==> flow/design.v <==
`default_nettype none
module deserializer #(
    parameter ADDRW   = 24,
    parameter OPCODEW = 2
) (
    input  wire               clk,
    input  wire               rst_n,
    input  wire               spi_clk,
    input  wire               mosi,
    input  wire               cs_n,
    input  wire               aes_ready_in,
    input  wire               sha_ready_in,
    output reg                valid, 
    output reg  [OPCODEW-1:0] opcode,     
    output reg  [ADDRW-1:0]   key_addr,
    output reg  [ADDRW-1:0]   text_addr,
    output reg  [ADDRW-1:0]   dest_addr,
    output reg                valid_out
);
    localparam integer SHIFT_W = 1 + OPCODEW + (3 * ADDRW);
    localparam integer CW = $clog2(SHIFT_W + 1);
    localparam [CW-1:0] CNT_FULL = CW'(SHIFT_W) - 1;
    reg [1:0] r_clk;
    reg [1:0] r_cs_n;
    reg [1:0] r_mosi;    
    always @(posedge clk or negedge rst_n) begin
        if (!rst_n) begin        
            r_clk <= 2'b00;      
            r_cs_n <= 2'b11;     
            r_mosi <= 2'b00;
        end else begin
            r_clk <= {r_clk[0], spi_clk};
            r_cs_n <= {r_cs_n[0], cs_n};
            r_mosi <= {r_mosi[0], mosi};
        end
    end
    wire clk_posedge = (r_clk == 2'b01);   
    reg [CW-1:0] cnt;   
    reg [SHIFT_W-1:0] shift_reg;
    reg busy;   
    always @ (posedge clk or negedge rst_n) begin
        if (!rst_n) begin    
            cnt        <= {CW{1'b0}};
            shift_reg  <= {SHIFT_W{1'b0}};
            busy       <= 1'b0;
            valid      <= 1'b0;
            opcode     <= {OPCODEW{1'b0}};
            key_addr   <= {ADDRW{1'b0}};
            text_addr  <= {ADDRW{1'b0}};
            dest_addr  <= {ADDRW{1'b0}}; 
            valid_out  <= 1'b0;
        end else begin
            valid_out <= 1'b0;   
            if (~r_cs_n[1]) begin                      
                if (clk_posedge && !busy) begin
                    shift_reg <= {shift_reg[SHIFT_W-2:0], r_mosi[1]};
                    if (cnt == CNT_FULL) begin
                        busy <= 1'b1;                  
                        cnt  <= {CW{1'b0}};
                    end else begin
                        cnt <= cnt + 1'b1;             
                    end
                end
            end else begin
                if (!busy) begin
                    cnt       <= {CW{1'b0}};
                    shift_reg <= {SHIFT_W{1'b0}};
                end
            end
            if (shift_reg[3*ADDRW]) begin
                if (busy && sha_ready_in) begin
                    valid     <= shift_reg[SHIFT_W-1];
                    opcode    <= shift_reg[SHIFT_W-2 : 3*ADDRW];
                    key_addr  <= shift_reg[3*ADDRW-1 : 2*ADDRW]; 
                    text_addr <= shift_reg[2*ADDRW-1 : ADDRW];
                    dest_addr <= shift_reg[ADDRW-1 : 0];
                    valid_out <= 1'b1;   
                    busy      <= 1'b0;
                end
            end else begin
                if (busy && aes_ready_in) begin
                    valid     <= shift_reg[SHIFT_W-1];
                    opcode    <= shift_reg[SHIFT_W-2 : 3*ADDRW];
                    key_addr  <= shift_reg[3*ADDRW-1 : 2*ADDRW]; 
                    text_addr <= shift_reg[2*ADDRW-1 : ADDRW];
                    dest_addr <= shift_reg[ADDRW-1 : 0];
                    valid_out <= 1'b1;   
                    busy      <= 1'b0;
                end
            end
        end
    end
endmodule
module req_queue #(
    parameter ADDRW = 24,
    parameter OPCODEW = 2,
    parameter QDEPTH = 16
) (
    input wire clk,
    input wire rst_n,
    input wire valid_in,
    input wire ready_in_aes,
    input wire ready_in_sha,
    input wire [OPCODEW - 1:0] opcode,
    input wire [ADDRW - 1:0] key_addr,
    input wire [ADDRW - 1:0] text_addr,
    input wire [ADDRW - 1:0] dest_addr,
    output wire [3 * ADDRW + OPCODEW - 1:0] instr_aes,
    output wire valid_out_aes,
    output wire ready_out_aes,
    output wire [2 * ADDRW + OPCODEW - 1:0] instr_sha,
    output wire valid_out_sha,
    output wire ready_out_sha
);
    integer j, k;
    localparam integer SHA_INSTRW = 2 * ADDRW + OPCODEW;
    localparam integer AES_INSTRW = 3 * ADDRW + OPCODEW;
    localparam integer IDXW = (QDEPTH <= 1) ? 1 : $clog2(QDEPTH);
    localparam [IDXW - 1:0] LAST_IDX = IDXW'(QDEPTH - 1);
    reg [AES_INSTRW - 1:0] aesQueue [QDEPTH - 1:0];
    reg [IDXW - 1:0] aesReadIdx;
    reg [IDXW - 1:0] aesWriteIdx;
    reg aesFull;
    reg [SHA_INSTRW - 1:0] shaQueue [QDEPTH - 1:0];
    reg [IDXW - 1:0] shaReadIdx;
    reg [IDXW - 1:0] shaWriteIdx;
    reg shaFull;
    assign ready_out_aes = (aesReadIdx != aesWriteIdx || !aesFull) && rst_n;
    assign ready_out_sha = (shaReadIdx != shaWriteIdx || !shaFull) && rst_n;
    assign valid_out_aes = (aesReadIdx != aesWriteIdx || aesFull) && rst_n;
    assign valid_out_sha = (shaReadIdx != shaWriteIdx || shaFull) && rst_n;
    assign instr_aes = aesQueue[aesReadIdx];
    assign instr_sha = shaQueue[shaReadIdx];
    always @(posedge clk or negedge rst_n) begin 
        if (!rst_n) begin
            for (j = 0; j < QDEPTH; j = j + 1) aesQueue[j] <= {AES_INSTRW{1'b0}};
            aesReadIdx <= {IDXW{1'b0}};
            aesWriteIdx <= {IDXW{1'b0}};
            aesFull <= 0;
            for (k = 0; k < QDEPTH; k = k + 1) shaQueue[k] <= {SHA_INSTRW{1'b0}};
            shaReadIdx <= {IDXW{1'b0}};
            shaWriteIdx <= {IDXW{1'b0}};
            shaFull <= 0;
        end else begin
            if (valid_in) begin
                if (ready_out_aes) begin
                    if (opcode[0] == 0) begin
                        aesQueue[aesWriteIdx] <= {opcode, key_addr, text_addr, dest_addr};
                        if (aesWriteIdx == LAST_IDX) begin
                            if (aesReadIdx == {IDXW{1'b0}}) aesFull <= 1;
                            aesWriteIdx <= {IDXW{1'b0}};
                        end else begin
                            if (aesReadIdx == aesWriteIdx + 1) aesFull <= 1;
                            aesWriteIdx <= aesWriteIdx + 1;
                        end
                    end
                end
                if (ready_out_sha) begin
                    if (opcode[0] == 1) begin
                        shaQueue[shaWriteIdx] <= {opcode, text_addr, dest_addr};
                        if (shaWriteIdx == LAST_IDX) begin
                            if (shaReadIdx == {IDXW{1'b0}}) shaFull <= 1;
                            shaWriteIdx <= {IDXW{1'b0}};
                        end else begin
                            if (shaReadIdx == shaWriteIdx + 1) shaFull <= 1;
                            shaWriteIdx <= shaWriteIdx + 1;
                        end
                    end
                end
            end
            if (ready_in_aes && valid_out_aes) begin
                if (aesReadIdx == LAST_IDX) 
                    aesReadIdx <= {IDXW{1'b0}};
                else 
                    aesReadIdx <= aesReadIdx + 1;
                aesFull <= 0;
            end
            if (ready_in_sha && valid_out_sha) begin
                if (shaReadIdx == LAST_IDX) 
                    shaReadIdx <= {IDXW{1'b0}};
                else 
                    shaReadIdx <= shaReadIdx + 1;
                shaFull <= 0;
            end
        end
    end
endmodule
`default_nettype none
module aes_fsm #(
    parameter ADDRW = 24,
    parameter ACCEL_ID = 2'b10
)(
    input  wire              clk,
    input  wire              rst_n,
    input  wire              req_valid,
    input  wire [3*ADDRW+1:0] req_data,
    output reg               ready_req_out,      
    input wire               compq_ready_in,
    output reg [ADDRW-1:0]   compq_data_out,     
    output reg               valid_compq_out,    
    output reg               arb_req,
    input  wire              arb_grant,
    input  wire [2:0]        ack_in,
    output reg [ADDRW+7:0]   data_out
);
    localparam MEM_ID = 2'b00;
    localparam READY        = 4'b0000;
    localparam RDKEY        = 4'b0001;
    localparam WAIT_RDKEY   = 4'b0010;
    localparam RDTEXT       = 4'b0011;
    localparam WAIT_RDTXT   = 4'b0100;
    localparam HASHOP       = 4'b0101;
    localparam WAIT_HASHOP  = 4'b0110;
    localparam MEMWR        = 4'b0111;
    localparam WAIT_MEMWR   = 4'b1000;
    localparam COMPLETE     = 4'b1001;
    reg [3:0] state, next_state;
    reg [3*ADDRW+1:0] r_req_data;
    always @(posedge clk or negedge rst_n) begin
        if (!rst_n)
            state <= READY;
        else
            state <= next_state;
    end
    always @(*) begin
        next_state = state;
        case (state)
            READY: begin
                if (req_valid) next_state = RDKEY;
            end
            RDKEY: begin
                if (arb_grant) next_state = WAIT_RDKEY;
            end
            WAIT_RDKEY: begin
                if (ack_in == {1'b1, MEM_ID}) next_state = RDTEXT;
            end
            RDTEXT: begin
                if (arb_grant) next_state = WAIT_RDTXT;
            end
            WAIT_RDTXT: begin
                if (ack_in == {1'b1, MEM_ID}) next_state = HASHOP;
            end
            HASHOP: begin
                if (arb_grant) next_state = WAIT_HASHOP;
            end
            WAIT_HASHOP: begin
                if (ack_in == {1'b1, ACCEL_ID}) next_state = MEMWR;
            end
            MEMWR: begin
                if (arb_grant) next_state = WAIT_MEMWR;
            end
            WAIT_MEMWR: begin
                if (ack_in == {1'b1, MEM_ID}) next_state = COMPLETE;
            end
            COMPLETE: begin
                if (compq_ready_in) next_state = READY;
            end
            default: next_state = READY;
        endcase
    end
    always @(*) begin
        arb_req = 1'b0;
        ready_req_out = 1'b0;
        valid_compq_out = 1'b0;
        data_out = 'b0;
        compq_data_out = 'b0;
        case (state) 
            READY: begin
                ready_req_out = 1'b1;
            end
            RDKEY: begin
                arb_req = 1'b1;
                data_out = {r_req_data[3*ADDRW-1:2*ADDRW], 2'b00, ACCEL_ID, MEM_ID, 2'b00};
            end
            WAIT_RDKEY: begin
                data_out = {r_req_data[3*ADDRW-1:2*ADDRW], 2'b00, ACCEL_ID, MEM_ID, 2'b00};
            end
            RDTEXT: begin
                arb_req = 1'b1;
                data_out = {r_req_data[2*ADDRW-1:ADDRW], 2'b00, ACCEL_ID, MEM_ID, 2'b01};
            end
            WAIT_RDTXT: begin
                data_out = {r_req_data[2*ADDRW-1:ADDRW], 2'b00, ACCEL_ID, MEM_ID, 2'b01};
            end
            HASHOP: begin
                arb_req = 1'b1;
                data_out = {24'b0, r_req_data[3*ADDRW+1], 1'b0, ACCEL_ID, 4'b0011};
            end
            WAIT_HASHOP: begin
                data_out = {24'b0, r_req_data[3*ADDRW+1], 1'b0, ACCEL_ID, 4'b0011};
            end
            MEMWR: begin
                arb_req = 1'b1;
                data_out = {r_req_data[ADDRW-1:0], 2'b00, MEM_ID, ACCEL_ID, 2'b10};
            end
            WAIT_MEMWR: begin
                data_out = {r_req_data[ADDRW-1:0], 2'b00, MEM_ID, ACCEL_ID, 2'b10};
            end
            COMPLETE: begin
                compq_data_out = {r_req_data[ADDRW-1:0]};
                valid_compq_out = 1'b1;
            end
            default: begin
            end
        endcase
    end
    always @(posedge clk or negedge rst_n) begin
        if (!rst_n) begin
            r_req_data <= '0;
        end else if (req_valid && state == READY) begin
            r_req_data <= req_data;
        end
    end
endmodule
`default_nettype none
module sha_fsm #(
    parameter ADDRW = 24,
    parameter ACCEL_ID = 2'b01
)(
    input  wire              clk,
    input  wire              rst_n,
    input  wire              req_valid,
    input  wire [2*ADDRW+1:0] req_data,
    output reg               ready_req_out,      
    input wire               compq_ready_in,
    output reg [ADDRW-1:0]   compq_data_out,     
    output reg               valid_compq_out,    
    output reg               arb_req,
    input  wire              arb_grant,
    input  wire [2:0]        ack_in,
    output reg [ADDRW+7:0]   data_out
);
    localparam MEM_ID = 2'b00;
    localparam READY        = 4'b0000;
    localparam RDTEXT       = 4'b0001;
    localparam WAIT_RDTXT   = 4'b0010;
    localparam HASHOP       = 4'b0011;
    localparam WAIT_HASHOP  = 4'b0100;
    localparam MEMWR        = 4'b0101;
    localparam WAIT_MEMWR   = 4'b0110;
    localparam COMPLETE     = 4'b0111;
    reg [3:0] state, next_state;
    reg [2*ADDRW+1:0] r_req_data;
    always @(posedge clk or negedge rst_n) begin
        if (!rst_n)
            state <= READY;
        else
            state <= next_state;
    end
    always @(*) begin
        next_state = state;
        case (state)
            READY: begin
                if (req_valid) next_state = RDTEXT;
            end
            RDTEXT: begin
                if (arb_grant) next_state = WAIT_RDTXT;
            end
            WAIT_RDTXT: begin
                if (ack_in == {1'b1, MEM_ID}) next_state = HASHOP;
            end
            HASHOP: begin
                if (arb_grant) next_state = WAIT_HASHOP;
            end
            WAIT_HASHOP: begin
                if (ack_in == {1'b1, ACCEL_ID}) next_state = MEMWR;
            end
            MEMWR: begin
                if (arb_grant) next_state = WAIT_MEMWR;
            end
            WAIT_MEMWR: begin
                if (ack_in == {1'b1, MEM_ID}) next_state = COMPLETE;
            end
            COMPLETE: begin
                if (compq_ready_in) next_state = READY;
            end
            default: next_state = READY;
        endcase
    end
    always @(*) begin
        arb_req = 1'b0;
        ready_req_out = 1'b0;
        valid_compq_out = 1'b0;
        data_out = 'b0;
        compq_data_out = 'b0;
        case (state) 
            READY: begin
                ready_req_out = 1'b1;
            end
            RDTEXT: begin
                arb_req = 1'b1;
                data_out = {r_req_data[2*ADDRW-1:ADDRW], 2'b00, ACCEL_ID, MEM_ID, 2'b01};
            end
            WAIT_RDTXT: begin
                data_out = {r_req_data[2*ADDRW-1:ADDRW], 2'b00, ACCEL_ID, MEM_ID, 2'b01};
            end
            HASHOP: begin
                arb_req = 1'b1;
                data_out = {24'b0, r_req_data[2*ADDRW+1], 1'b0, ACCEL_ID, 4'b0011};
            end
            WAIT_HASHOP: begin
                data_out = {24'b0, r_req_data[2*ADDRW+1], 1'b0, ACCEL_ID, 4'b0011};
            end
            MEMWR: begin
                arb_req = 1'b1;
                data_out = {r_req_data[ADDRW-1:0], 2'b00, MEM_ID, ACCEL_ID, 2'b10};
            end
            WAIT_MEMWR: begin
                data_out = {r_req_data[ADDRW-1:0], 2'b00, MEM_ID, ACCEL_ID, 2'b10};
            end
            COMPLETE: begin
                compq_data_out = {r_req_data[ADDRW-1:0]};
                valid_compq_out = 1'b1;
            end
            default: begin
            end
        endcase
    end
    always @(posedge clk or negedge rst_n) begin
        if (!rst_n) begin
            r_req_data <= '0;
        end else if (req_valid && state == READY) begin
            r_req_data <= req_data;
        end
    end
endmodule
`default_nettype none
module bus_arbiter #(
    parameter ADDRW = 24
    ) (
    input wire clk,
    input wire rst_n,
    input wire sha_req,
    input wire aes_req,
    input wire [ADDRW+7:0] sha_data_in,
    input wire [ADDRW+7:0] aes_data_in,
    input wire bus_ready,
    output reg [7:0] data_out,
    output reg valid_out, 
    output wire aes_grant,
    output wire sha_grant,
    output wire [1:0] curr_mode_top,
    output wire [1:0] counter_top
);
localparam AES = 2'b01;
localparam SHA = 2'b10;
reg last_serviced;  
reg [1:0] curr_mode;  
reg [1:0] counter;
assign curr_mode_top = curr_mode;
assign counter_top = counter;
always @(*) begin
    if (counter == 2'b00) begin
        if (curr_mode == AES) begin
            data_out = aes_data_in[7:0];
            valid_out = 1'b1;
        end else if (curr_mode == SHA) begin
            data_out = sha_data_in[7:0];
            valid_out = 1'b1;
        end else begin
            data_out = 8'b0;  
            valid_out = 1'b0;
        end
    end else if (counter == 2'b01) begin
        if (curr_mode == AES) begin
            data_out = aes_data_in[15:8];
            valid_out = 1'b1;
        end else if (curr_mode == SHA) begin
            data_out = sha_data_in[15:8];
            valid_out = 1'b1;
        end else begin
            data_out = 8'b0;  
            valid_out = 1'b0;
        end
    end else if (counter == 2'b10) begin
        if (curr_mode == AES) begin
            data_out = aes_data_in[23:16];
            valid_out = 1'b1;
        end else if (curr_mode == SHA) begin
            data_out = sha_data_in[23:16];
            valid_out = 1'b1;
        end else begin
            data_out = 8'b0;  
            valid_out = 1'b0;
        end
    end else begin
        if (curr_mode == AES) begin
            data_out = aes_data_in[31:24];
            valid_out = 1'b1;
        end else if (curr_mode == SHA) begin
            data_out = sha_data_in[31:24];
            valid_out = 1'b1;
        end else begin
            data_out = 8'b0;  
            valid_out = 1'b0;
        end
    end
end
always @(posedge clk or negedge rst_n) begin
    if (!rst_n) begin
        last_serviced <= 1'b0;
        curr_mode <= 2'b00;
        counter <= 2'b00;
    end else begin
        if (curr_mode != 2'b00) begin
            if (bus_ready) counter <= counter + 1;
        end else begin
            if (sha_req && aes_req) begin 
                curr_mode <= last_serviced ? 2'b10 : 2'b01;
            end else if (aes_req) begin 
                curr_mode <= 2'b01;
            end else if (sha_req) begin
                curr_mode <= 2'b10;
            end else begin
                curr_mode <= 2'b00;
                counter <= 2'b00;
            end
        end
        if (counter == 2'b11 && bus_ready) begin
            if (curr_mode == AES) curr_mode <= (sha_req) ? SHA : 2'b00;
            else if (curr_mode == SHA) curr_mode <= (aes_req) ? AES : 2'b00;
        end
        if (curr_mode == AES) last_serviced <= 1'b1;
        else if (curr_mode == SHA) last_serviced <= 1'b0;
    end
end
assign aes_grant = (curr_mode == AES);
assign sha_grant = (curr_mode == SHA);
endmodule
module comp_queue #(
    parameter ADDRW  = 24,
    parameter QDEPTH = 32
)(
    input  wire clk,
    input  wire rst_n,
    input  wire                 valid_in_aes,
    input  wire                 valid_in_sha,
    input  wire [ADDRW-1:0]     dest_addr_aes,
    input  wire [ADDRW-1:0]     dest_addr_sha,
    output reg                  ready_out_aes,
    output reg                  ready_out_sha,
    output reg [ADDRW-1:0]      data_out,
    output reg                  valid_out,
    input  wire                 ready_in
);
    reg [ADDRW-1:0] mem [0:QDEPTH-1];
    localparam integer IDXW = (QDEPTH <= 1) ? 1 : $clog2(QDEPTH);
    localparam integer COUNTW = (QDEPTH <= 1) ? 1 : $clog2(QDEPTH + 1);
    localparam [IDXW-1:0] LAST_IDX = IDXW'(QDEPTH - 1);
    localparam [COUNTW-1:0] COUNT_MAX = QDEPTH;
    function [IDXW-1:0] increment_ptr;
        input [IDXW-1:0] val;
        increment_ptr = (val == LAST_IDX) ? {IDXW{1'b0}} : val + 1'b1;
    endfunction
    reg [IDXW-1:0] head, tail;
    reg [COUNTW-1:0] count;
    wire full  = (count == COUNT_MAX);
    wire empty = (count == {COUNTW{1'b0}});  
    reg rr_select;
    wire both_valid = valid_in_aes && valid_in_sha;
    wire aes_sel = (both_valid && !rr_select) || (valid_in_aes && !valid_in_sha);
    wire sha_sel = (both_valid && rr_select)  || (valid_in_sha && !valid_in_aes);
    wire enq_valid = (aes_sel && valid_in_aes) || (sha_sel && valid_in_sha);
    wire [ADDRW-1:0] enq_data =
        aes_sel ? dest_addr_aes :
        sha_sel ? dest_addr_sha :
        {ADDRW{1'b0}};
    wire enq_ready = !full;
    always @(*) begin
        ready_out_aes = !full && aes_sel;
        ready_out_sha = !full && sha_sel;
    end
    wire do_enq = enq_valid && enq_ready;
    wire do_deq = valid_out && ready_in;
    always @(posedge clk or negedge rst_n) begin
        if (!rst_n) begin
            head <= {IDXW{1'b0}};
            tail <= {IDXW{1'b0}};
            count <= {COUNTW{1'b0}};
            rr_select <= 0;
            valid_out <= 0;
            data_out <= 0;
        end else begin
            if (do_enq) begin
                mem[tail] <= enq_data;
                tail <= increment_ptr(tail);
            end
            if (both_valid)
                rr_select <= ~rr_select;
            if (!empty && !valid_out) begin
                data_out <= mem[head];
                valid_out <= 1;
            end
            if (do_deq) begin
                head <= increment_ptr(head);
                valid_out <= 0;
            end
            if (do_enq && do_deq)
                count <= count;
            else if (do_enq)
                count <= count + 1;
            else if (do_deq)
                count <= count - 1;
        end
    end
endmodule
module serializer #(
    parameter ADDRW = 24
) (
    input wire clk,
    input wire rst_n,       
    input wire n_cs,         
    input wire spi_clk,
    input wire valid_in,
    input wire [ADDRW-1:0]      addr,
    output reg  miso,
    output wire ready_out,
    output reg  err           
);
    localparam integer SHIFT_W  = ADDRW + 1;  
    localparam integer CW = (SHIFT_W <= 1) ? 1 : $clog2(SHIFT_W + 1);
    localparam [CW-1:0] CNT_INIT = CW'(SHIFT_W - 1);
    reg [CW-1:0] cnt;                                
    reg [SHIFT_W-1:0] PISOreg;                       
    reg [1:0] clkstat;                               
    wire negedgeSPI = (clkstat == 2'b10);            
    reg [1:0] sync_n_cs;                        
    reg [1:0] hist;                             
    reg valid_ncs;                              
    reg idle;                                   
    assign ready_out = idle && ~valid_ncs && negedgeSPI;
    always @(posedge clk or negedge rst_n) begin 
        if (!rst_n) begin
            clkstat <=0;
        end else begin
            clkstat <= {clkstat[0], spi_clk};
        end
    end
    always @(posedge clk or negedge rst_n) begin
        if (!rst_n) begin
            sync_n_cs <= 2'b11;                      
        end else begin
            sync_n_cs <= {sync_n_cs[0], n_cs};       
        end
    end
    always@(posedge clk or negedge rst_n) begin 
        if (!rst_n) begin  
            hist            <= 2'b11;
            valid_ncs       <= 1'b1;                       
        end else begin
            if (negedgeSPI) begin
                hist <= {hist[0], sync_n_cs[1]};           
                if (hist[1] == hist[0]) begin
                    valid_ncs <= hist[1]; 
                end
            end
        end
    end
    always @(posedge clk or negedge rst_n) begin
        if (!rst_n) begin 
            idle        <= 1;
            cnt         <= CNT_INIT;
            PISOreg     <= 0;
            miso        <= 1'b0;
            err         <= 1'b0;
        end
        else if (~valid_ncs) begin
            if (valid_in && idle && negedgeSPI) begin
                PISOreg     <= {1'b1 , addr};
                idle        <= 0;
                cnt         <= CNT_INIT;
                miso        <= 1'b1;
            end else if (negedgeSPI && !idle) begin
                miso        <= PISOreg[SHIFT_W-1];
                PISOreg     <= {PISOreg[SHIFT_W-2:0], 1'b0};
                if (cnt != 1) begin
                    cnt <= cnt - 1;
                end else begin 
                    idle <= 1;
                end
            end
        end else if (valid_ncs && !idle) begin  
            err         <= 1'b1;
            idle        <= 1;
            cnt         <= CNT_INIT;
            PISOreg     <= 0;
            miso        <= 1'b0;
        end else begin
            err <= 1'b0;
        end
    end
endmodule
`default_nettype none
module tt_um_control_top #(
  parameter ADDRW = 24,
  parameter OPCODEW = 2,
  parameter REQ_QDEPTH = 4,
  parameter COMP_QDEPTH = 4
  ) (
    input  wire       ena,       
    input  wire       clk,       
    input  wire       rst_n,     
    input  wire [7:0] ui_in, 
    output wire [7:0] uo_out, 
    input  wire [7:0] uio_in,     
    output wire [7:0] uio_out, 
    output wire [7:0] uio_oe      
);
  wire [7:0] in_bus = ui_in | uio_in;
  wire mosi = in_bus[0];
  wire spi_clk = in_bus[1];
  wire cs_n = in_bus[2];
  wire bus_ready = in_bus[3];
  wire [2:0] ack_in = in_bus[6:4];   
  wire miso;
  wire [7:0] data_bus_out;
  wire data_bus_valid;
  wire [7:0] out_bus;
  assign out_bus[0] = miso;
  assign out_bus[6:1] = data_bus_out[6:1];
  assign out_bus[7] = data_bus_valid;
  assign uio_out = out_bus;
  assign uo_out = out_bus;
  assign uio_oe = 8'b0 & {8{&{1'b0, ena, in_bus[7], data_bus_out[7], data_bus_out[0], 
                              valid, serializer_err, curr_mode_top, counter_top}}};
  localparam AES_INSTRW = 3*ADDRW + OPCODEW;
  localparam SHA_INSTRW = 2*ADDRW + OPCODEW;
  wire valid;
  wire [OPCODEW-1:0] opcode;
  wire [ADDRW-1:0] key_addr;
  wire [ADDRW-1:0] text_addr;
  wire [ADDRW-1:0] dest_addr;
  wire req_q_valid;
  deserializer #(.ADDRW(ADDRW), .OPCODEW(OPCODEW)) 
  deserializer_inst(.clk(clk), .rst_n(rst_n), .spi_clk(spi_clk), .mosi(mosi), .cs_n(cs_n), 
                    .aes_ready_in(aes_queue_ready), .sha_ready_in(sha_queue_ready), 
                    .valid(valid), .opcode(opcode), .key_addr(key_addr), .text_addr(text_addr), 
                    .dest_addr(dest_addr), .valid_out(req_q_valid));
  wire aes_fsm_ready, sha_fsm_ready;
  wire [AES_INSTRW-1:0] instr_aes;
  wire [SHA_INSTRW-1:0] instr_sha;
  wire valid_out_aes, valid_out_sha;
  wire aes_queue_ready, sha_queue_ready;
  req_queue #(.ADDRW(ADDRW), .OPCODEW(OPCODEW), .QDEPTH(REQ_QDEPTH)) 
  req_queue_inst(.clk(clk), .rst_n(rst_n), .valid_in(req_q_valid), .ready_in_aes(aes_fsm_ready), 
                 .ready_in_sha(sha_fsm_ready), .opcode(opcode), .key_addr(key_addr), .text_addr(text_addr), 
                 .dest_addr(dest_addr), .instr_aes(instr_aes), .valid_out_aes(valid_out_aes), 
                 .ready_out_aes(aes_queue_ready), .instr_sha(instr_sha), .valid_out_sha(valid_out_sha), 
                 .ready_out_sha(sha_queue_ready));
  wire compq_ready_aes, compq_ready_sha;
  wire [ADDRW-1:0] compq_aes_data, compq_sha_data;
  wire compq_aes_valid, compq_sha_valid;
  aes_fsm #(.ADDRW(ADDRW)) aes_fsm_inst (.clk(clk), .rst_n(rst_n), .req_valid(valid_out_aes), 
                                         .req_data(instr_aes), .ready_req_out(aes_fsm_ready), 
                                         .compq_ready_in(compq_ready_aes), .compq_data_out(compq_aes_data), 
                                         .valid_compq_out(compq_aes_valid), .arb_req(aes_arb_req), 
                                         .arb_grant(aes_arb_grant), .ack_in(ack_in), .data_out(aes_fsm_data));
  sha_fsm #(.ADDRW(ADDRW)) sha_fsm_inst (.clk(clk), .rst_n(rst_n), .req_valid(valid_out_sha), .req_data(instr_sha), 
                                         .ready_req_out(sha_fsm_ready), .compq_ready_in(compq_ready_sha), 
                                         .compq_data_out(compq_sha_data), .valid_compq_out(compq_sha_valid), 
                                         .arb_req(sha_arb_req), .arb_grant(sha_arb_grant), .ack_in(ack_in), 
                                         .data_out(sha_fsm_data));
  wire aes_arb_req, sha_arb_req;
  wire [ADDRW+7:0] aes_fsm_data, sha_fsm_data;
  wire aes_arb_grant, sha_arb_grant;
  wire [1:0] curr_mode_top;
  wire [1:0] counter_top;
  bus_arbiter #(.ADDRW(ADDRW)) 
  bus_arbiter_inst (.clk(clk), .rst_n(rst_n), .sha_req(sha_arb_req), .aes_req(aes_arb_req), .sha_data_in(sha_fsm_data), 
                    .aes_data_in(aes_fsm_data), .bus_ready(bus_ready), .data_out(data_bus_out), .valid_out(data_bus_valid), 
                    .aes_grant(aes_arb_grant), .sha_grant(sha_arb_grant), .curr_mode_top(curr_mode_top), .counter_top(counter_top));
  wire [ADDRW-1:0] compq_data;
  wire compq_valid_out;
  wire compq_ready_in;
  comp_queue #(.ADDRW(ADDRW), .QDEPTH(COMP_QDEPTH)) 
  comp_queue_inst (.clk(clk), .rst_n(rst_n), .valid_in_aes(compq_aes_valid), .valid_in_sha(compq_sha_valid), 
                   .dest_addr_aes(compq_aes_data), .dest_addr_sha(compq_sha_data), .ready_out_aes(compq_ready_aes), 
                   .ready_out_sha(compq_ready_sha), .data_out(compq_data), .valid_out(compq_valid_out), .ready_in(compq_ready_in));
  wire serializer_err;
  serializer #(.ADDRW(ADDRW)) 
  serializer_inst(.clk(clk), .rst_n(rst_n), .n_cs(cs_n), .spi_clk(spi_clk), .valid_in(compq_valid_out), .addr(compq_data), 
                  .miso(miso), .ready_out(compq_ready_in), .err(serializer_err));
endmodule
Subject: tool reports on tt_um_control_top

Hi,

== Step by step through the tools: tt_um_control_top ==
Tool output for the design above before and after an edit, in the order of the flow.
Lines under "original" count in the file above, lines under "edited" in the edited file.
"difference" is "edited" less "original", of the values as shown; "rel. change" is that difference over "original", in percent.
Library cell names are shortened.
A cell with -- has no value.

* Top: tt_um_control_top
* Clock: clk
* Cell library: sky130hd
* Corner: tt_025C_1v80

== Edit of the RTL ==
The edit as a unified diff against the file above.
The edit is scripted: it alters the design's behaviour and was not made to optimise anything.

<pre>
@@ -732,9 +732,19 @@
   wire [ADDRW-1:0] dest_addr;
   wire req_q_valid;
+  wire [OPCODEW-1:0] opcode_0, opcode_1;
+  wire req_q_valid_0, req_q_valid_1;
+  wire [ADDRW-1:0] dest_addr_0, dest_addr_1;
   deserializer #(.ADDRW(ADDRW), .OPCODEW(OPCODEW)) 
   deserializer_inst(.clk(clk), .rst_n(rst_n), .spi_clk(spi_clk), .mosi(mosi), .cs_n(cs_n), 
                     .aes_ready_in(aes_queue_ready), .sha_ready_in(sha_queue_ready), 
-                    .valid(valid), .opcode(opcode), .key_addr(key_addr), .text_addr(text_addr), 
-                    .dest_addr(dest_addr), .valid_out(req_q_valid));
+                    .valid(valid), .opcode(opcode_0), .key_addr(key_addr), .text_addr(text_addr), 
+                    .dest_addr(dest_addr_0), .valid_out(req_q_valid_0));
+  deserializer #(.ADDRW(ADDRW), .OPCODEW(OPCODEW)) deserializer_inst_x (.clk(clk), .rst_n(rst_n),
+      .spi_clk(spi_clk), .mosi(mosi), .cs_n(cs_n), .aes_ready_in(~aes_queue_ready),
+      .sha_ready_in(sha_queue_ready), .opcode(opcode_1), .dest_addr(dest_addr_1),
+      .valid_out(req_q_valid_1));
+  assign opcode = opcode_0 ^ opcode_1;
+  assign req_q_valid = req_q_valid_0 ^ req_q_valid_1;
+  assign dest_addr = dest_addr_0 ^ dest_addr_1;
   wire aes_fsm_ready, sha_fsm_ready;
   wire [AES_INSTRW-1:0] instr_aes;
</pre>

== Word-level counts ==
Source: Yosys, flattened and elaborated. Widths are those after wreduce. Registers that Yosys merges into a memory's read port (data or address) are not register bits. Print and check cells do not count. Equal cells are merged and count once.

{| class="wikitable"
|+ Storage and ports
! item !! original !! edited !! difference !! rel. change (%)
|-
| bits in registers || 970 || 1085 || +115 || +11.86
|-
| input port bits || 19 || 19 || 0 || 0.00
|}

{| class="wikitable"
|+ Cells by class
! item !! original !! edited !! difference !! rel. change (%)
|-
| add/subtract/negate cells || 11 || 12 || +1 || +9.09
|-
| equality and inequality tests || 81 || 85 || +4 || +4.94
|-
| muxes and demuxes || 133 || 155 || +22 || +16.54
|-
| bitwise gates (word level) || 5 || 9 || +4 || +80.00
|-
| reduce/logical cells || 109 || 117 || +8 || +7.34
|}

{| class="wikitable"
|+ Operator list
! cell !! original !! edited !! difference !! rel. change (%)
|-
| 2-to-1 mux 1 bit || 45 || 54 || +9 || +20.00
|-
| 2-to-1 mux 7 bit || 15 || 19 || +4 || +26.67
|-
| logical AND 1 bit || 32 || 35 || +3 || +9.38
|-
| 2-to-1 mux 2 bit || 22 || 25 || +3 || +13.64
|-
| 2-to-1 mux 24 bit || 13 || 16 || +3 || +23.08
|-
| 2-to-1 mux 74 bit || 3 || 6 || +3 || +100.00
|-
| nonzero test 2 bit || 11 || 13 || +2 || +18.18
|-
| inequality test 2 bit (second input constant) || 8 || 10 || +2 || +25.00
|-
| AND reduction 2 bit || 5 || 7 || +2 || +40.00
|-
| zero test 1 bit || 10 || 11 || +1 || +10.00
|-
| == test 2 x 1 -> 1 bit (second input constant) || 9 || 10 || +1 || +11.11
|-
| NOT 1 bit || 4 || 5 || +1 || +25.00
|-
| adder 7 x 1 -> 7 bit (second input constant) || 1 || 2 || +1 || +100.00
|-
| == test 7 bit (second input constant) || 1 || 2 || +1 || +100.00
|-
| XOR 1 bit || 0 || 1 || +1 || --
|-
| XOR 2 bit || 0 || 1 || +1 || --
|-
| XOR 24 bit || 0 || 1 || +1 || --
|-
| inequality test 2 x 1 -> 1 bit (second input constant) || 18 || 18 || 0 || 0.00
|-
| 2-to-1 mux 4 bit || 17 || 17 || 0 || 0.00
|-
| == test 2 bit (second input constant) || 16 || 16 || 0 || 0.00
|-
| AND reduction 4 bit || 9 || 9 || 0 || 0.00
|-
| == test 4 x 3 -> 1 bit (second input constant) || 8 || 8 || 0 || 0.00
|-
| AND reduction 3 bit || 8 || 8 || 0 || 0.00
|-
| zero test 2 bit || 7 || 7 || 0 || 0.00
|-
| logical OR 1 bit || 7 || 7 || 0 || 0.00
|-
| OR reduction 2 bit || 7 || 7 || 0 || 0.00
|-
| adder 2 x 1 -> 2 bit (second input constant) || 5 || 5 || 0 || 0.00
|-
| 2-to-1 mux 5 bit || 5 || 5 || 0 || 0.00
|}

The list need not be complete.

== Longest topological paths ==
Depth = most cells in a row (Yosys ltp): at word level without a register or memory, in the mapped netlist without a sequential cell, where the memories' decode and read muxes count.

{| class="wikitable"
|+ Logic depth
! item !! original !! edited !! difference !! rel. change (%)
|-
| word-level depth || 11 || 11 || 0 || 0.00
|-
| ABC_AREA || 0 || 0 || -- || --
|-
| mapped depth || 9 || 9 || 0 || 0.00
|}

== After synthesis ==
Yosys stat after the flow's synthesis: flattened, memories mapped to cells. It holds for the ABC_AREA given above (unset counts as 0); a run with the other value may have another netlist.

{| class="wikitable"
|+ Cells by type
! cell type !! original !! edited !! difference !! rel. change (%)
|-
| mux2_1 || 184 || 2 || -182 || -98.91
|-
| a21oi_1 || 144 || 255 || +111 || +77.08
|-
| dfrtp_1 || 750 || 857 || +107 || +14.27
|-
| nand2_1 || 236 || 342 || +106 || +44.92
|-
| nor2_1 || 155 || 261 || +106 || +68.39
|-
| o21ai_0 || 180 || 273 || +93 || +51.67
|-
| a22o_1 || 84 || 154 || +70 || +83.33
|-
| buf_2 || 20 || 54 || +34 || +170.00
|-
| xnor2_1 || 11 || 39 || +28 || +254.55
|-
| clkbuf_1 || 134 || 150 || +16 || +11.94
|-
| buf_4 || 46 || 34 || -12 || -26.09
|-
| a22oi_1 || 11 || 21 || +10 || +90.91
|-
| mux2_2 || 293 || 302 || +9 || +3.07
|-
| o211ai_1 || 11 || 3 || -8 || -72.73
|-
| buf_6 || 16 || 10 || -6 || -37.50
|-
| a21o_1 || 10 || 4 || -6 || -60.00
|-
| a221o_1 || 6 || 0 || -6 || -100.00
|-
| o22ai_1 || 5 || 11 || +6 || +120.00
|}

The list need not be complete.

{| class="wikitable"
|+ Mapped netlist
! item !! original !! edited !! difference !! rel. change (%)
|-
| standard cells after synthesis || 2784 || 3294 || +510 || +18.32
|-
| cell area after synthesis (mm^2) || 0.0358531 || 0.0395479 || +0.0036948 || +10.31
|-
| sequential area (mm^2) || 0.0219135 || 0.0245911 || +0.0026776 || +12.22
|-
| mapped flip-flops || 856 || 963 || +107 || +12.50
|}

The figures by module come from a second, unflattened synthesis with its own total; it is not the netlist above.

{| class="wikitable"
|+ Unflattened totals
! item !! original !! edited !! difference !! rel. change (%)
|-
| cells (unflattened synthesis) || 3173 || 3588 || +415 || +13.08
|-
| area (unflattened synthesis) (mm^2) || 0.0439947 || 0.0504334 || +0.0064387 || +14.64
|}

Rows give one instance, submodules left out.

{| class="wikitable"
|+ Modules, original
! module !! times used !! cells !! area (mm^2)
|-
| req_queue || 1 || 1551 || 0.0228807
|-
| deserializer || 1 || 387 || 0.0061984
|-
| comp_queue || 1 || 406 || 0.0052325
|-
| aes_fsm (ADDRW=24) || 1 || 334 || 0.0041064
|-
| sha_fsm (ADDRW=24) || 1 || 197 || 0.0026225
|-
| serializer (ADDRW=24) || 1 || 151 || 0.0017504
|-
| bus_arbiter (ADDRW=24) || 1 || 121 || 0.001021
|-
| tt_um_control_top || 1 || 26 || 0.0001827
|}

{| class="wikitable"
|+ Modules, edited
! module !! times used !! cells !! area (mm^2)
|-
| req_queue || 1 || 1551 || 0.0228807
|-
| deserializer || 2 || 387 || 0.0061984
|-
| comp_queue || 1 || 406 || 0.0052325
|-
| aes_fsm (ADDRW=24) || 1 || 334 || 0.0041064
|-
| sha_fsm (ADDRW=24) || 1 || 197 || 0.0026225
|-
| serializer (ADDRW=24) || 1 || 151 || 0.0017504
|-
| bus_arbiter (ADDRW=24) || 1 || 121 || 0.001021
|-
| tt_um_control_top || 1 || 54 || 0.0004229
|}

== Path before layout ==
OpenSTA on the mapped netlist: ideal clock, no wires. The path of least setup slack (recovery checks aside). Input and output delay are each 20% of the period. Register names are those of the netlist, which keeps one name where synthesis merged equal registers.

{| class="wikitable"
|+ Path post-synthesis
! item !! original !! edited !! difference !! rel. change (%)
|-
| path type || register -> output || register -> output || -- || --
|-
| start point || register bus_arbiter_inst.counter[0] || register bus_arbiter_inst.curr_mode[0] || -- || --
|-
| end point || output uo_out[2] || output uo_out[6] || -- || --
|-
| period (ns) || 10.0 || 10.0 || 0.0 || 0.00
|-
| data arrival time (ns) || 1.938 || 2.042 || +0.104 || +5.37
|-
| data required time (ns) || 8.000 || 8.000 || 0.000 || 0.00
|-
| path slack (ns) || 6.062 || 5.958 || -0.104 || --
|-
| path delay (ns) || 1.938 || 2.042 || +0.104 || +5.37
|-
| stages on the path || 9 || 8 || -1 || -11.11
|-
| synthesis period reached (ns) || 3.938 || 4.042 || +0.104 || +2.64
|}

"path delay" is the arrival time less input delay plus setup time.
At an output port there is no setup time.
"stages on the path": output pins that drive a net of the path, with the launching flip-flop's if there is one; two outputs of one cell count as two.
"synthesis period reached" = period - worst setup slack (recovery checks aside). The figure is calculated, with input and output delays left at 20% of the set period.
The rows between start and end are the longest chain of elaborated cells between them; the timing report does not say that the signal goes this way. Where chains are equally long, one stands for them.
Each line given opens the expression or statement behind the cell; cells for indexed reads and writes are added by Yosys, which also makes memories of some case tables.
A register here has more assigning lines than the two given.

On the way, post-synthesis, original:
* Cells stage by stage: dfrtp_1 -> inv_1 -> ha_1 -> clkbuf_1 -> or3_1 -> o22a_1 -> o211ai_1 -> o2bb2ai_1 -> buf_4
* Length of the longest elaborated chain: 4

{| class="wikitable"
|+ RTL lines, path post-synthesis, original
! item !! RTL line !! RTL
|-
| from (decl) || 449 || <nowiki>reg [1:0] counter;</nowiki>
|-
| from (assign) || 503 || <nowiki>counter <= 2'b00;</nowiki>
|-
| from (assign) || 506 || <nowiki>if (bus_ready) counter <= counter + 1;</nowiki>
|-
| == test 2 bit || 475 || <nowiki>end else if (counter == 2'b10) begin</nowiki>
|-
| 2-to-1 mux 7 bit || 475 ||
|-
| 2-to-1 mux 7 bit || 464 || <nowiki>end else if (counter == 2'b01) begin</nowiki>
|-
| 2-to-1 mux 7 bit || 453 || <nowiki>if (counter == 2'b00) begin</nowiki>
|-
| to (decl) || 704 || <nowiki>output wire [7:0] uo_out,</nowiki>
|}

On the way, post-synthesis, edited:
* Cells stage by stage: dfrtp_1 -> inv_1 -> ha_1 -> clkbuf_1 -> a21oi_1 -> a311oi_1 -> nor3b_1 -> buf_4
* Length of the longest elaborated chain: 6

{| class="wikitable"
|+ RTL lines, path post-synthesis, edited
! item !! RTL line !! RTL
|-
| from (decl) || 448 || <nowiki>reg [1:0] curr_mode;</nowiki>
|-
| from (assign) || 509 || <nowiki>curr_mode <= last_serviced ? 2'b10 : 2'b01;</nowiki>
|-
| from (assign) || 520 || <nowiki>if (curr_mode == AES) curr_mode <= (sha_req) ? SHA : 2'b00;</nowiki>
|-
| == test 2 bit || 490 || <nowiki>end else if (curr_mode == SHA) begin</nowiki>
|-
| 2-to-1 mux 7 bit || 490 ||
|-
| 2-to-1 mux 7 bit || 487 || <nowiki>if (curr_mode == AES) begin</nowiki>
|-
| 2-to-1 mux 7 bit || 475 || <nowiki>end else if (counter == 2'b10) begin</nowiki>
|-
| 2-to-1 mux 7 bit || 464 || <nowiki>end else if (counter == 2'b01) begin</nowiki>
|-
| 2-to-1 mux 7 bit || 453 || <nowiki>if (counter == 2'b00) begin</nowiki>
|-
| to (decl) || 704 || <nowiki>output wire [7:0] uo_out,</nowiki>
|}

== Path in the finished layout ==
Path of least setup slack in the final report of the runs of pair 1 (OpenROAD, finished layout, wires in). Where an end is a register, its clock arrival counts in the times.

{| class="wikitable"
|+ Path after layout
! item !! original !! edited !! difference !! rel. change (%)
|-
| path type || register -> output || register -> output || -- || --
|-
| start point || register bus_arbiter_inst.curr_mode[1] || register aes_fsm_inst.state || -- || --
|-
| end point || output uo_out[1] || output uio_out[6] || -- || --
|-
| period (ns) || 10.0 || 10.0 || 0.0 || 0.00
|-
| data arrival time (ns) || 3.79 || 3.72 || -0.07 || -1.85
|-
| data required time (ns) || 8.00 || 8.00 || 0.00 || 0.00
|-
| path slack (ns) || 4.21 || 4.28 || +0.07 || --
|-
| stages on the path || 9 || 6 || -3 || -33.33
|}

Where an end lacks its bit number, it is one bit of the signal, or one of the new flip-flops if synthesis recoded a state register.
The rows between start and end are the longest chain of elaborated cells between them; the timing report does not say that the signal goes this way. Where chains are equally long, one stands for them.
A register here has more assigning lines than the two given.

On the way, after layout, original:
* Cells stage by stage: dfrtp_1 -> inv_1 -> ha_1 -> inv_1 -> a21o_1 -> o211ai_1 -> o211ai_1 -> o2bb2ai_1 -> clkdlybuf4s50_1

{| class="wikitable"
|+ RTL lines, path after layout, original
! item !! RTL line !! RTL
|-
| from (decl) || 448 || <nowiki>reg [1:0] curr_mode;</nowiki>
|-
| from (assign) || 509 || <nowiki>curr_mode <= last_serviced ? 2'b10 : 2'b01;</nowiki>
|-
| from (assign) || 520 || <nowiki>if (curr_mode == AES) curr_mode <= (sha_req) ? SHA : 2'b00;</nowiki>
|-
| to (decl) || 704 || <nowiki>output wire [7:0] uo_out,</nowiki>
|}

original: No chain of elaborated cells between the ends is given.

On the way, after layout, edited:
* Cells stage by stage: dfrtp_1 -> or2_2 -> nor3_1 -> a311oi_1 -> nor3b_1 -> clkdlybuf4s50_1
* Length of the longest elaborated chain: 7

{| class="wikitable"
|+ RTL lines, path after layout, edited
! item !! RTL line !! RTL
|-
| from (decl) || 217 || <nowiki>reg [3:0] state, next_state;</nowiki>
|-
| from (assign) || 221 || <nowiki>state <= READY;</nowiki>
|-
| from (assign) || 223 || <nowiki>state <= next_state;</nowiki>
|-
| == test 4 x 3 -> 1 bit || 267 || <nowiki>case (state)</nowiki>
|-
| OR reduction 2 bit || -- ||
|-
| case mux 31 bit (select 4 bit) || 267 ||
|-
| 2-to-1 mux 7 bit || 487 || <nowiki>if (curr_mode == AES) begin</nowiki>
|-
| 2-to-1 mux 7 bit || 475 || <nowiki>end else if (counter == 2'b10) begin</nowiki>
|-
| 2-to-1 mux 7 bit || 464 || <nowiki>end else if (counter == 2'b01) begin</nowiki>
|-
| 2-to-1 mux 7 bit || 453 || <nowiki>if (counter == 2'b00) begin</nowiki>
|-
| to (decl) || 706 || <nowiki>output wire [7:0] uio_out,</nowiki>
|}

== Measured runs ==
Runs of the flow (Yosys, OpenROAD) on both versions; the two runs of a pair have the same settings. The constraints put input and output delay at 20% of the set period each and load the outputs with 0.01 pF.

Flow settings, pair 1:
* period_ns: 10.0
* CAP_MARGIN: 20
* CORE_MARGIN: 2
* CORE_UTILIZATION: 40
* SLEW_MARGIN: 20

{| class="wikitable"
|+ Results, pair 1
! item !! original !! edited !! difference !! rel. change (%)
|-
| chip area in the Yosys report (mm^2) || 0.0358531 || 0.0395479 || +0.0036948 || +10.31
|-
| total die area (mm^2) || 0.0920425 || 0.101401 || +0.0093585 || +10.17
|-
| standard-cell area after layout (mm^2) || 0.0397506 || 0.0441361 || +0.0043855 || +11.03
|-
| final design utilization || 0.448 || 0.45 || +0.002 || --
|-
| worst setup slack after layout (ns) || 4.206 || 4.281 || +0.075 || --
|-
| worst hold slack (ns) || 0.347 || 0.354 || +0.007 || --
|-
| clock period achieved (ns) || 5.794 || 5.719 || -0.075 || -1.29
|}

Flow settings, pair 2:
* ABC_AREA: 0
* CAP_MARGIN: 10
* CELL_PAD_IN_SITES_GLOBAL_PLACEMENT: 2
* CORE_ASPECT_RATIO: 1.22
* CORE_UTILIZATION: 33
* CTS_CLUSTER_DIAMETER: 289
* CTS_CLUSTER_SIZE: 30
* PLACE_DENSITY_LB_ADDON: 0.19
* period_ns: 5.33
* CORE_MARGIN: 2
* SLEW_MARGIN: 20

{| class="wikitable"
|+ Results, pair 2
! item !! original !! edited !! difference !! rel. change (%)
|-
| chip area in the Yosys report (mm^2) || 0.0358531 || 0.0395479 || +0.0036948 || +10.31
|-
| total die area (mm^2) || 0.111312 || 0.122642 || +0.011330 || +10.18
|-
| standard-cell area after layout (mm^2) || 0.0383868 || 0.0423869 || +0.0040001 || +10.42
|-
| final design utilization || 0.356 || 0.356 || 0.000 || --
|-
| worst setup slack after layout (ns) || 0.637 || 0.654 || +0.017 || --
|-
| clock period achieved (ns) || 4.693 || 4.676 || -0.017 || -0.36
|}

"clock period achieved": clock period set for the run, less the worst setup slack. It is reckoned from that one timing run; input and output delays stay at 20% of the period that was set.

Regards
